==> flow/design.v <==
`timescale 1ns / 1ps
module Lowpass(input clk, input rst, input en, input [15:0] in, output [15:0] out);
	reg [15:0] ff [31:0];
	assign out = en ? ( ff[0] + ff[1] + ff[2]+ ff[3]+ ff[4]+ ff[5]+ ff[6]+ ff[7]+ ff[8]+ ff[9]+ ff[10]+ ff[11]+ ff[12]+ ff[13]+ ff[14]+
	ff[15]+ ff[16]+ ff[17]+ ff[18]+ ff[19]+ ff[20]+ ff[21]+ ff[22]+ ff[23]+ ff[24]+ ff[25]+ ff[26]+ ff[27]+ ff[28]+ ff[29]+ ff[30]+ ff[31]) >> 6 : 16'b0;
	integer i, j;
	always@(posedge clk or posedge rst) begin
		if(rst)
			for(i = 0; i < 32; i = i + 1)
				ff[i] <= 16'b0;
		else if(en) begin
			ff[0] <= in;
			for(i = 1; i < 32; i = i + 1)
				ff[i] <= ff[i-1];
		end
	end
endmodule
Tool chain data of Lowpass
What the tools print for Lowpass, step after step.
Lines are those of the file above, counted from 1.
Operators: Yosys type, input widths -> output width; for muxes data width and select width s.
Cell names lack the library's common part.
{"block": "inputs", "top_module": "Lowpass", "clk_port": "clk", "lib": "sky130hd", "lib_corner": "tt_025C_1v80"}

Word-level counts
Source: Yosys, flattened and elaborated. Widths are those after wreduce; folded enables and synchronous resets count as part of the registers. Registers that Yosys merges into a memory's read port (data or address) are not register bits. Print and check cells do not count. Equal cells are merged and count once.
{"block": "word_totals", "in_bits": 19, "word_cells": 64, "reg_bits": 512, "output_inout_bits": 16}
{"block": "op_classes", "n_addsub": 31, "n_mux": 1}
{"block": "ops", "cell": "$add 16x16->16", "count": 31}
{"block": "ops", "cell": "$mux 10", "count": 1}

Longest topological paths
Longest topological path by Yosys (ltp), each cell counted once; first at word level (registers and memories cut), then after technology mapping (sequential cells cut; the memories' decode and read muxes count).
{"block": "logic_depth", "ltp_word": 32, "ABC_AREA": 0, "ltp_mapped": 22, "depth_no_buf": 22}

Synthesis result
Yosys stat after the flow's synthesis: flattened, memories mapped to cells. It holds for the ABC_AREA given above (unset counts as 0); a run with the other value may have another netlist.
The area totals of this step are shown rounded.
{"block": "types", "cell": "dfrtp_1", "count": 512, "type_area_um2": 1.28E+04}
{"block": "types", "cell": "fa_1", "count": 422, "type_area_um2": 8.45E+03}
{"block": "types", "cell": "mux2_2", "count": 320, "type_area_um2": 3.6E+03}
{"block": "types", "cell": "inv_1", "count": 566, "type_area_um2": 2.12E+03}
{"block": "types", "cell": "o21ai_0", "count": 161, "type_area_um2": 805.773}
{"block": "types", "cell": "nand2_1", "count": 191, "type_area_um2": 716.938}
{"block": "types", "cell": "xnor2_1", "count": 52, "type_area_um2": 455.437}
{"block": "types", "cell": "ha_1", "count": 29, "type_area_um2": 362.848}
{"block": "types", "cell": "clkbuf_1", "count": 77, "type_area_um2": 289.027}
{"block": "types", "cell": "o21ai_1", "count": 30, "type_area_um2": 150.144}
{"block": "types", "cell": "xnor3_1", "count": 4, "type_area_um2": 90.086}
{"block": "types", "cell": "xor2_1", "count": 7, "type_area_um2": 61.309}
{"block": "types", "cell": "and2_1", "count": 8, "type_area_um2": 50.048}
{"block": "types", "cell": "buf_4", "count": 6, "type_area_um2": 45.043}
{"block": "types", "cell": "a21o_1", "count": 5, "type_area_um2": 37.536}
{"block": "types", "cell": "a21oi_1", "count": 5, "type_area_um2": 25.024}
{"block": "types", "cell": "mux2_1", "count": 2, "type_area_um2": 22.522}
{"block": "types", "cell": "a31oi_1", "count": 3, "type_area_um2": 18.768}
Not listed: further types 12, cells in them 18.
{"block": "mapped", "buffers": 85, "ffs": 512, "stdcells": 2418, "seq_area_mm2": 0.01281, "synth_area_mm2": 0.03024}

Path before layout
OpenSTA on the mapped netlist: ideal clock, no wires. The path of least setup slack (recovery checks aside). Input and output delay are each 20% of the period. Register names are those of the netlist, which keeps one name where synthesis merged equal registers.
{"block": "synth_path", "path_kind": "register -> output", "from": "register ff[21][2]", "to": "output port out[6]", "slack_ns": 1.900, "stages": 23, "path_delay_ns": 6.100, "launch_ns": 0.000, "t_arrival_ns": 6.100, "path_buffers": 0, "required_ns": 8.000, "tclk_ns": 10.0, "out_delay_ns": 2.000, "period_less_setup_slack_ns": 8.1}
"path_delay_ns" = arrival - input delay + setup time.
At an output port there is no setup time.
"stages": output pins that drive a net of the path, with the launching flip-flop's if there is one; two outputs of one cell count as two.
"period_less_setup_slack_ns" = period - worst setup slack (recovery checks aside). The figure is calculated, with input and output delays left at 20% of the set period.
The rows between start and end are the longest chain of elaborated cells between them; the timing report does not say that the signal goes this way. Where chains are equally long, one stands for them.
Each line given opens the expression or statement behind the cell; cells for indexed reads and writes are added by Yosys, which also makes memories of some case tables.
{"block": "synth_via", "path_cell_list": "dfrtp_1 -> inv_1 -> fa_1 -> inv_1 -> fa_1 -> inv_1 -> fa_1 -> fa_1 -> inv_1 -> fa_1 -> fa_1 -> inv_1 -> fa_1 -> inv_1 -> fa_1 -> ha_1 -> a41oi_1 -> o21ai_1 -> and2_1 -> a221o_1 -> a31oi_1 -> xnor2_1 -> and2_1", "elab_chain_len": 12, "cells_between": 12, "lines_between": 1, "cone_classes": "add/sub (11); mux (1)"}
{"block": "synth_rtl", "item": "start, declared", "line_no": 3, "text": "reg [15:0] ff [31:0];"}
{"block": "synth_rtl", "item": "start, assigned", "line_no": 10, "text": "ff[i] <= 16'b0;"}
{"block": "synth_rtl", "item": "start, assigned", "line_no": 14, "text": "ff[i] <= ff[i-1];"}
{"block": "synth_rtl", "item": "$add 16x16->16 x11", "line_no": 4, "text": "assign out = en ? ( ff[0] + ff[1] + ff[2]+ ff[3]+ ff[4]+ ff[5]+ ff[6]+ ff[7]+ ff[8]+ ff[9]+ ff[10]+ ff[11]+ ff ..."}
{"block": "synth_rtl", "item": "$mux 10", "line_no": 4}
{"block": "synth_rtl", "item": "end, declared", "line_no": 2, "text": "module Lowpass(input clk, input rst, input en, input [15:0] in, output [15:0] out);"}

Timing after layout
From the final timing report of job 1: the path of least setup slack in the routed layout; clock arrival at registers is part of the times.
{"block": "layout_path", "path_kind": "register -> output", "from": "register ff[21][3]", "to": "output port out[8]", "launch_ns": 0.60, "required_ns": 7.73, "slack_ns": 0.11, "stages": 22, "tclk_ns": 9.66, "path_buffers": 1, "out_delay_ns": 1.93, "t_arrival_ns": 7.62}
The rows between start and end are the longest chain of elaborated cells between them; the timing report does not say that the signal goes this way. Where chains are equally long, one stands for them.
{"block": "layout_via", "path_cell_list": "dfrtp_1 -> inv_1 -> fa_1 -> inv_1 -> fa_1 -> inv_1 -> fa_1 -> fa_1 -> inv_1 -> fa_1 -> fa_1 -> fa_1 -> fa_1 -> ha_1 -> a41oi_1 -> o21ai_1 -> and2_1 -> a221o_1 -> a31oi_1 -> xnor2_1 -> and2_1 -> clkdlybuf4s50_1", "elab_chain_len": 12, "cells_between": 12, "lines_between": 1, "cone_classes": "add/sub (11); mux (1)"}
{"block": "layout_rtl", "item": "start, declared", "line_no": 3, "text": "reg [15:0] ff [31:0];"}
{"block": "layout_rtl", "item": "start, assigned", "line_no": 10, "text": "ff[i] <= 16'b0;"}
{"block": "layout_rtl", "item": "start, assigned", "line_no": 14, "text": "ff[i] <= ff[i-1];"}
{"block": "layout_rtl", "item": "$add 16x16->16 x11", "line_no": 4, "text": "assign out = en ? ( ff[0] + ff[1] + ff[2]+ ff[3]+ ff[4]+ ff[5]+ ff[6]+ ff[7]+ ff[8]+ ff[9]+ ff[10]+ ff[11]+ ff ..."}
{"block": "layout_rtl", "item": "$mux 10", "line_no": 4}
{"block": "layout_rtl", "item": "end, declared", "line_no": 2, "text": "module Lowpass(input clk, input rst, input en, input [15:0] in, output [15:0] out);"}

==> runs of Lowpass <==
Measured results for Lowpass: 2 stored runs of the Yosys and OpenROAD flow on sky130hd. The settings differ; the order carries no meaning. The constraints put input and output delay at 20% of the set period each and load the outputs with 0.01 pF.
"timing.achieved_period_ns" means the clock period less the worst setup slack. The figure is calculated, with input and output delays left at 20% of the set period.
By "worst_path_time_ns" is meant the share of the clock period that the worst setup path is allowed (20% is reserved at inputs, 20% at outputs), minus its slack. Clock arrival times at its registers enter into it.
Results are given in rounded form.

Job 1
==> flow/run.sh <==
#!/bin/bash
# the make line also repeats the synthesis and layout settings of config.mk as NAME=value (left out here)
make -C /OpenROAD-flow-scripts/flow DESIGN_CONFIG=/design/flow/config.mk WORK_HOME=/design/flow/orfs CLKGATE_MAP_FILE= finish
==> flow/config.mk <==
export PLATFORM = sky130hd
export DESIGN_NAME = Lowpass
export DESIGN_NICKNAME = Lowpass
export VERILOG_FILES = /design/flow/design.v
export SDC_FILE = /design/flow/constraint.sdc
export NUM_CORES = 4
export LEC_CHECK = 0
export CAP_MARGIN = 20
export CORE_MARGIN = 2
export CORE_UTILIZATION = 40
export SETUP_SLACK_MARGIN = -0.61
export SLEW_MARGIN = 20
==> flow/constraint.sdc <==
create_clock -name core_clock -period 9.66 [get_ports {clk}]
set_input_delay 1.9320 -clock core_clock [delete_from_list [all_inputs] [get_ports {clk}]]
set_output_delay 1.9320 -clock core_clock [all_outputs]
set_load 0.01 [all_outputs]

==> results of job 1, as JSON <==
{
  "post_synth_area_mm2": 0.03024,
  "die_footprint_mm2": 0.07781,
  "final_util_pct": 44.6,
  "worstSetupSlack_ns": 0.110,
  "worst_hold_slack_ns": 0.484,
  "timing.achieved_period_ns": 9.550,
  "worst_path_time_ns": 7.62,
  "path_kind": "register -> output"
}

Job 2
==> flow/run.sh <==
#!/bin/bash
# the make line also repeats the synthesis and layout settings of config.mk as NAME=value (left out here)
make -C /OpenROAD-flow-scripts/flow DESIGN_CONFIG=/design/flow/config.mk WORK_HOME=/design/flow/orfs CLKGATE_MAP_FILE= finish
==> flow/config.mk <==
export PLATFORM = sky130hd
export DESIGN_NAME = Lowpass
export DESIGN_NICKNAME = Lowpass
export VERILOG_FILES = /design/flow/design.v
export SDC_FILE = /design/flow/constraint.sdc
export NUM_CORES = 4
export LEC_CHECK = 0
export CAP_MARGIN = 35
export CELL_PAD_IN_SITES_GLOBAL_PLACEMENT = 1
export CORE_ASPECT_RATIO = 0.63
export CORE_MARGIN = 2
export CORE_UTILIZATION = 40
export GPL_ROUTABILITY_DRIVEN = 0
export HOLD_SLACK_MARGIN = -0.07
export PLACE_DENSITY_LB_ADDON = 0.28
export SLEW_MARGIN = 40
==> flow/constraint.sdc <==
create_clock -name core_clock -period 7.21 [get_ports {clk}]
set_input_delay 1.4420 -clock core_clock [delete_from_list [all_inputs] [get_ports {clk}]]
set_output_delay 1.4420 -clock core_clock [all_outputs]
set_load 0.01 [all_outputs]

==> results of job 2, as JSON <==
{
  "post_synth_area_mm2": 0.03024,
  "die_footprint_mm2": 0.07787,
  "final_util_pct": 48.0,
  "worstSetupSlack_ns": -1.307,
  "worst_hold_slack_ns": 0.474,
  "timing.achieved_period_ns": 8.517,
  "worst_path_time_ns": 7.08,
  "path_kind": "register -> output"
}
